==> flow/design.v <==
`timescale 1ns / 1ps
module iir_filter (
    input wire clk,
    input wire rst,
    input wire signed [15:0] x_in,
    output reg signed [15:0] y_out
);
    localparam signed [39:0] B0 =  3947;
    localparam signed [39:0] B1 = -7894;
    localparam signed [39:0] B2 =  3947;
    localparam signed [39:0] A2 = -7891; 
    localparam signed [39:0] A3 =  3801;
    reg signed [39:0] z1;
    reg signed [39:0] z2;
    wire signed [39:0] x_ext;
    wire signed [39:0] b0_x, b1_x, b2_x;
    wire signed [39:0] a2_y, a3_y;
    wire signed [39:0] y_acc;
    assign x_ext = {{24{x_in[15]}}, x_in};
    assign b0_x = x_ext * B0;
    assign b1_x = x_ext * B1;
    assign b2_x = x_ext * B2;
    assign y_acc = b0_x + z1;
    reg signed [15:0] y_comb;
    wire signed [39:0] y_scaled = y_acc >>> 12; 
    always @(*) begin
        if (y_scaled > 32767)      
            y_comb = 32767;
        else if (y_scaled < -32768) 
            y_comb = -32768;
        else                        
            y_comb = y_scaled[15:0];
    end
    wire signed [39:0] y_comb_ext = {{24{y_comb[15]}}, y_comb};
    assign a2_y = y_comb_ext * A2;
    assign a3_y = y_comb_ext * A3;
    always @(posedge clk) begin
        if (rst) begin
            y_out <= 0;
            z1 <= 0;
            z2 <= 0;
        end else begin
            y_out <= y_comb;
            z1 <= b1_x - a2_y + z2;
            z2 <= b2_x - a3_y;
        end
    end
endmodule
`timescale 1ns / 1ps
module threshold_estimator (
    input wire clk,
    input wire rst,
    input wire signed [15:0] data_in,
    output reg signed [15:0] threshold
);
    reg signed [15:0] abs_data;
    always @(*) begin
        if (data_in == -16'd32768) abs_data = 16'd32767;
        else abs_data = (data_in < 0) ? -data_in : data_in;
    end
    localparam K = 14; 
    reg signed [31:0] accumulator;
    always @(posedge clk) begin
        if (rst) begin
            accumulator <= 0;
            threshold <= 0;
        end else begin
            accumulator <= accumulator - (accumulator >>> K) + abs_data;
            threshold <= -(((accumulator >>> K) * 45) >>> 3);
        end
    end
endmodule
`timescale 1ns / 1ps
module spike_detect (
    input wire clk,
    input wire rst,
    input wire signed [15:0] data_in,
    input wire signed [15:0] threshold,
    output reg spike_out
);
    localparam integer LOCKOUT = 20;
    localparam signed [15:0] SATURATION_NEG = -16'd30000;
    reg [4:0] timer;
    always @(posedge clk) begin
        if (rst) begin
            spike_out <= 0;
            timer <= 0;
        end else begin
            spike_out <= 0;
            if (timer > 0) begin
                timer <= timer - 1;
            end else begin
                if ((data_in < threshold) && (data_in > SATURATION_NEG)) begin
                    spike_out <= 1;
                    timer <= LOCKOUT;
                end
            end
        end
    end
endmodule
`timescale 1ns / 1ps
module velocity_decoder (
    input wire clk,
    input wire rst,
    input wire bin_strobe,  
    input wire signed [15:0] bin_count,  
    output reg signed [15:0] velocity  
);
    localparam signed [15:0] M1 = 16'd3891;  
    localparam signed [15:0] M2 = 16'd819;  
    localparam signed [15:0] MAX_VEL = 16'd20480; 
    localparam signed [15:0] MIN_VEL = -16'd20480;
    reg signed [31:0] term1;  
    reg signed [31:0] term2;  
    reg signed [31:0] sum;  
    always @(posedge clk) begin
        if (rst) begin
            velocity <= 0;
        end else if (bin_strobe) begin
            term1 = velocity * M1; 
            term2 = (bin_count * M2) <<< 12;
            sum = term1 + term2;
            if ((sum >>> 12) > MAX_VEL) 
                velocity <= MAX_VEL;
            else if ((sum >>> 12) < MIN_VEL)
                velocity <= MIN_VEL;
            else
                velocity <= sum >>> 12;
        end
    end
endmodule
`timescale 1ns / 1ps
module neural_pipeline_top (
    input wire clk,
    input wire rst,
    input wire signed [15:0] raw_in,
    output wire signed [15:0] vel_out
);
    wire signed [15:0] filt_out;
    wire spike_pulse_raw;  
    reg spike_pulse_safe;  
    wire signed [15:0] auto_threshold;
    reg [17:0] warmup_cnt; 
    always @(posedge clk) begin
        if (rst) begin
            warmup_cnt <= 0;
            spike_pulse_safe <= 0;
        end else begin
            if (warmup_cnt < 150000) 
                warmup_cnt <= warmup_cnt + 1;
            if (warmup_cnt == 150000) 
                spike_pulse_safe <= spike_pulse_raw;
            else 
                spike_pulse_safe <= 0;
        end
    end
    reg [10:0] bin_timer;
    reg bin_strobe;
    reg signed [15:0] bin_accumulator;
    reg signed [15:0] current_bin_count;
    iir_filter u_filter (
        .clk(clk),
        .rst(rst),
        .x_in(raw_in),
        .y_out(filt_out)
    );
    threshold_estimator u_thresh_gen (
        .clk(clk),
        .rst(rst),
        .data_in(filt_out),
        .threshold(auto_threshold)
    );
    spike_detect u_detect (
        .clk(clk),
        .rst(rst),
        .data_in(filt_out),
        .threshold(auto_threshold), 
        .spike_out(spike_pulse_raw) 
    );
    always @(posedge clk) begin
        if (rst) begin
            bin_timer <= 0;
            bin_accumulator <= 0;
            current_bin_count <= 0;
            bin_strobe <= 0;
        end else begin
            bin_strobe <= 0;
            if (spike_pulse_safe)
                bin_accumulator <= bin_accumulator + 1;
            if (bin_timer == 1499) begin
                bin_timer <= 0;
                current_bin_count <= bin_accumulator;
                bin_accumulator <= 0;
                bin_strobe <= 1;
            end else begin
                bin_timer <= bin_timer + 1;
                bin_strobe <= 0;
            end
        end
    end
    velocity_decoder u_decoder (
        .clk(clk),
        .rst(rst),
        .bin_strobe(bin_strobe),
        .bin_count(current_bin_count),
        .velocity(vel_out)
    );
endmodule
Step by step through the tools: neural_pipeline_top

What the tools print for neural_pipeline_top, step after step.
Line numbers count from 1 in the design file above.
Library cell names are shortened.
A cell with n/a has no value.

Design top: neural_pipeline_top
Clock: clk
Cell library: sky130hd
Timing corner: tt_025C_1v80

Word level

Source: Yosys, flattened and elaborated, memories not mapped. Widths are those after wreduce. Registers that Yosys merges into a memory's read port (data or address) are not register bits. Print and check cells do not count. Equal cells are merged and count once.

Add/subtract/negate cells: 13
Multiply operators: 7
Magnitude comparators: 9
Equal/unequal tests: 3
Multiplexer cells: 10
Bitwise logic cells: 1
Reduce/logical cells: 5

Operators with widths:

| cell                                                             | number |
| multiplier 16 x 13 -> 29 bit (second input constant)             | 4 |
| multiplier 16 x 14 -> 30 bit (second input constant)             | 1 |
| multiplier 16 x 11 -> 20 bit (second input constant)             | 1 |
| multiplier 18 x 7 -> 19 bit (second input constant)              | 1 |
| 2-to-1 mux 16 bit                                                | 6 |
| adder 29 x 40 -> 40 bit                                          | 1 |
| adder 40 bit                                                     | 1 |
| subtractor 40 bit                                                | 1 |
| negator 16 bit                                                   | 2 |
| adder 29 x 32 -> 32 bit                                          | 1 |
| adder 32 x 16 -> 32 bit                                          | 1 |
| subtractor 32 x 18 -> 32 bit                                     | 1 |
| subtractor 29 x 29 -> 30 bit                                     | 1 |
| greater-than comparator 28 x 16 -> 1 bit (second input constant) | 1 |
| < comparator 28 x 16 -> 1 bit (second input constant)            | 1 |
| greater-than comparator 20 x 16 -> 1 bit (second input constant) | 1 |
| < comparator 20 x 16 -> 1 bit (second input constant)            | 1 |
| adder 18 x 1 -> 18 bit (second input constant)                   | 1 |
| < comparator 18 bit (second input constant)                      | 1 |
| equality test 18 bit (second input constant)                     | 1 |
| < comparator 16 x 1 -> 1 bit (second input constant)             | 1 |
| < comparator 16 bit                                              | 1 |
| greater-than comparator 16 bit (second input constant)           | 1 |
| equality test 16 bit (second input constant)                     | 1 |
| adder 16 x 2 -> 16 bit (second input constant)                   | 1 |
| adder 11 x 1 -> 11 bit (second input constant)                   | 1 |
| equality test 11 bit (second input constant)                     | 1 |
| 2-to-1 mux 5 bit                                                 | 2 |

Not listed: further kinds 7, cells in them 10.

Register bits: 229
Input bits: 18
Cells after elaboration: 62

Depth

Yosys ltp: most cells in a row. Word level: on the elaborated netlist, between registers, memories and ports. Mapped: between sequential cells and ports; inverters and the memories' decode and read muxes count.

Depth after elaboration: 8
ABC_AREA: 0
Mapped depth: 71

Synthesis result

Yosys stat after the flow's synthesis: flattened, memories mapped to cells. It holds for the ABC_AREA given above (unset counts as 0); a run with the other value may have another netlist.

Standard cells after synthesis: 4,550
Chip area (Yosys): 40,387.5 um^2
Mapped flip-flops: 219
Buffers: 62

Cell types:

| cell     | number |
| fa_1     | 524 |
| ha_1     | 712 |
| dfxtp_1  | 219 |
| inv_1    | 1,004 |
| xnor2_1  | 194 |
| nor2_1   | 351 |
| xor2_1   | 146 |
| a21oi_1  | 198 |
| a21o_1   | 101 |
| nand2_1  | 181 |
| o21ai_0  | 122 |
| mux2i_1  | 36 |
| nand3_1  | 69 |
| nor3_1   | 62 |
| o21a_1   | 39 |
| nand2b_1 | 44 |
| nor2b_1  | 44 |
| and3_1   | 37 |

Other cell types: 71; their cells: 467.
The figures by module come from a second, unflattened synthesis with its own total; it is not the netlist above.

Cells (unflattened synthesis): 4,726
Area (unflattened synthesis): 41,932.7 um^2

Each row is one instance without its submodules.

By module:

| module              | instances | cells | area (um^2) |
| iir_filter          | 1         | 2,745 | 24,339.6 |
| velocity_decoder    | 1         | 840   | 7,823.8 |
| (name not given)    | 1         | 770   | 6,423.7 |
| neural_pipeline_top | 1         | 274   | 2,621.3 |
| spike_detect        | 1         | 97    | 724.4 |

Timing after synthesis

Path of least setup slack by OpenSTA after synthesis, without wires, with an ideal clock, recovery checks aside; 20% of the period is set as input and as output delay. Where synthesis merged equal registers, the netlist keeps one of their names.

Kind: input to register
Start point: input port raw_in[7]
End point: register u_filter.z1[29]
Clock period: 25,000 ps
Input delay: 5,000 ps
Library setup time: 121 ps
Data arrival time: 19,584 ps
Data required time: 24,879 ps
Slack: 5,295 ps
Delay of the path: 14,705 ps
Driving pins on the path: 65
Synthesis period reached: 19,705 ps

"delay of the path" = arrival - input delay + setup time.
"driving pins on the path" counts driving pins, that of a launching flip-flop among them; a cell with two outputs on the path counts twice.
"synthesis period reached" is the clock period less the worst setup slack; recovery checks do not enter. This is arithmetic on one report: input and output delays are still those of the set period (20% each).
Between the ends stands the longest chain of elaborated cells between them, by number of cells; it is not shown to be the way that was timed. Of several equally long chains one is given.
Each line given opens the expression or statement behind the cell; cells for indexed reads and writes are added by Yosys, which also makes memories of some case tables.

Cell sequence: ha_1 fa_1 inv_1 fa_1 inv_1 fa_1 inv_1 fa_1 inv_1 ha_1 or3_1 o211ai_1 a21oi_1 o21a_1 o21ai_0 nand2_1 a21o_1 a21oi_1 [... 29 more ...] o31ai_1 nor2_1 xnor2_1 fa_1 inv_1 ha_1 a21o_1 a21oi_1 o21ai_0 a21oi_1 nor2b_1 o21ai_0 nand2b_1 a21oi_1 nand2_1 o221ai_1 o21ai_1 mux2_2
Length of the longest elaborated chain: 8
Elaborated cells on any way between the ends: 10

RTL lines, path post-synthesis:

| what                          | RTL line | RTL |
| start, declared               | 136      | `input wire signed [15:0] raw_in,` |
| multiplier 16 x 13 -> 29 bit  | 20       | `assign b0_x = x_ext * B0;` |
| adder 29 x 40 -> 40 bit       | 23       | `assign y_acc = b0_x + z1;` |
| < comparator 28 x 16 -> 1 bit | 29       | `else if (y_scaled < -32768)` |
| 2-to-1 mux 16 bit             | 29       |  |
| 2-to-1 mux 16 bit             | 27       | `if (y_scaled > 32767)` |
| multiplier 16 x 14 -> 30 bit  | 35       | `assign a2_y = y_comb_ext * A2;` |
| subtractor 40 bit             | 44       | `z1 <= b1_x - a2_y + z2;` |
| adder 40 bit                  | 44       |  |
| end, assigned                 | 40       | `z1 <= 0;` |
| end, assigned                 | 44       |  |
| end, declared                 | 13       | `reg signed [39:0] z1;` |

Some nets on the timed path still bear RTL names; the line given drives or declares the net.

Named nets, post-synthesis:

| net                | RTL line |
| u_filter.y_comb[9] | 27 |

Path in the finished layout

From the final timing report of flow run 1: the path of least setup slack in the routed layout; clock arrival at registers is part of the times.
The report prints the path's times to 10 ps; the period is as set.

Kind: input to register
Start point: input port raw_in[9]
End point: register u_filter.z1[29]
Clock period: 14,100 ps
Input delay: 2,820 ps
Library setup time: 110 ps
Data arrival time: 17,230 ps
Data required time: 14,580 ps
Slack: -2,650 ps
Driving pins on the path: 67

Between the ends stands the longest chain of elaborated cells between them, by number of cells; it is not shown to be the way that was timed. Of several equally long chains one is given.

Cell sequence: buf_12 ha_4 fa_1 inv_2 fa_1 inv_1 fa_1 inv_2 fa_1 inv_2 ha_4 or3_4 o211ai_1 buf_4 a21oi_4 o21a_1 o21ai_2 nand2_2 [... 31 more ...] o21ai_2 a21boi_2 buf_4 o21ai_2 nand2b_1 a21o_1 a21oi_2 xnor2_2 fa_1 inv_2 ha_4 nand2_2 nor2_1 o21ai_2 a2111oi_4 o221ai_4 o21ai_4 mux2_4
Length of the longest elaborated chain: 8
Elaborated cells on any way between the ends: 10

RTL lines, path after layout:

| what                          | RTL line | RTL |
| start, declared               | 136      | `input wire signed [15:0] raw_in,` |
| multiplier 16 x 13 -> 29 bit  | 20       | `assign b0_x = x_ext * B0;` |
| adder 29 x 40 -> 40 bit       | 23       | `assign y_acc = b0_x + z1;` |
| < comparator 28 x 16 -> 1 bit | 29       | `else if (y_scaled < -32768)` |
| 2-to-1 mux 16 bit             | 29       |  |
| 2-to-1 mux 16 bit             | 27       | `if (y_scaled > 32767)` |
| multiplier 16 x 14 -> 30 bit  | 35       | `assign a2_y = y_comb_ext * A2;` |
| subtractor 40 bit             | 44       | `z1 <= b1_x - a2_y + z2;` |
| adder 40 bit                  | 44       |  |
| end, assigned                 | 40       | `z1 <= 0;` |
| end, assigned                 | 44       |  |
| end, declared                 | 13       | `reg signed [39:0] z1;` |

Some nets on the timed path still bear RTL names; the line given drives or declares the net.

Named nets, after layout:

| net                | RTL line |
| u_filter.y_comb[3] | 27 |

--- measured runs ---
6 stored runs of neural_pipeline_top in the flow (synthesis by Yosys, layout by OpenROAD, sky130hd cells), in arbitrary order. Constraints: input delay and output delay 20% of the set period each, output load 0.01 pF.
Among the settings, n/a means not set for that run.
A result given as n/a is not shown for that run.

| setting or result                   | flow run 1 | flow run 2 | flow run 3 | flow run 4 | flow run 5 | flow run 6 |
| CORE_UTILIZATION                    | 61         | 48         | 37         | 34         | 51         | 71         |
| GPL_ROUTABILITY_DRIVEN              | 1          | n/a        | 0          | n/a        | n/a        | n/a        |
| GPL_TIMING_DRIVEN                   | 0          | 1          | 1          | 1          | 1          | n/a        |
| PLACE_DENSITY_LB_ADDON              | 0.21       | n/a        | n/a        | n/a        | n/a        | n/a        |
| SETUP_SLACK_MARGIN                  | 3.1        | n/a        | 5.0        | n/a        | n/a        | n/a        |
| period_ns                           | 14.1       | 25.0       | 26.0       | 22.9       | 30.1       | 23.2       |
| CAP_MARGIN                          | 20         | 20         | 20         | 35         | 35         | 20         |
| CORE_MARGIN                         | 2          | 2          | 2          | 2          | 2          | 2          |
| SLEW_MARGIN                         | 20         | 30         | 15         | 0          | 30         | 20         |
| CELL_PAD_IN_SITES_DETAIL_PLACEMENT  | n/a        | 2          | n/a        | 1          | 2          | n/a        |
| CORE_ASPECT_RATIO                   | n/a        | 0.98       | 1.13       | 1.99       | 1.99       | n/a        |
| HOLD_SLACK_MARGIN                   | n/a        | -0.04      | n/a        | n/a        | -0.04      | n/a        |
| MAX_ROUTING_LAYER                   | n/a        | met4       | n/a        | met4       | met4       | n/a        |
| TNS_END_PERCENT                     | n/a        | 10         | 35         | 5          | 5          | n/a        |
| CELL_PAD_IN_SITES_GLOBAL_PLACEMENT  | n/a        | n/a        | 0          | 2          | 3          | n/a        |
| CTS_CLUSTER_SIZE                    | n/a        | n/a        | 58         | n/a        | n/a        | n/a        |
| MIN_ROUTING_LAYER                   | n/a        | n/a        | met2       | n/a        | n/a        | n/a        |
| PLACE_DENSITY                       | n/a        | n/a        | 0.92       | n/a        | n/a        | n/a        |
| ABC_AREA                            | n/a        | n/a        | n/a        | 1          | n/a        | n/a        |
| synthesized cell area (um^2)        | 40,387.5   | n/a        | n/a        | 41,935.2   | n/a        | 40,387.5   |
| area of the die (um^2)              | 68,282.9   | n/a        | n/a        | 126,331.0  | n/a        | 58,808.7   |
| final design utilization (%)        | 71.7       | n/a        | n/a        | 37.0       | n/a        | 75.7       |
| worst setup slack after layout (ps) | -2,652     | n/a        | n/a        | 1,038      | n/a        | 1,174      |

Flow run 2: unfinished; error GRT-0232 in routing
Flow run 3: unfinished; error GRT-0232 in routing
Flow run 5: unfinished; error GPL-0301 in placement
--- end ---
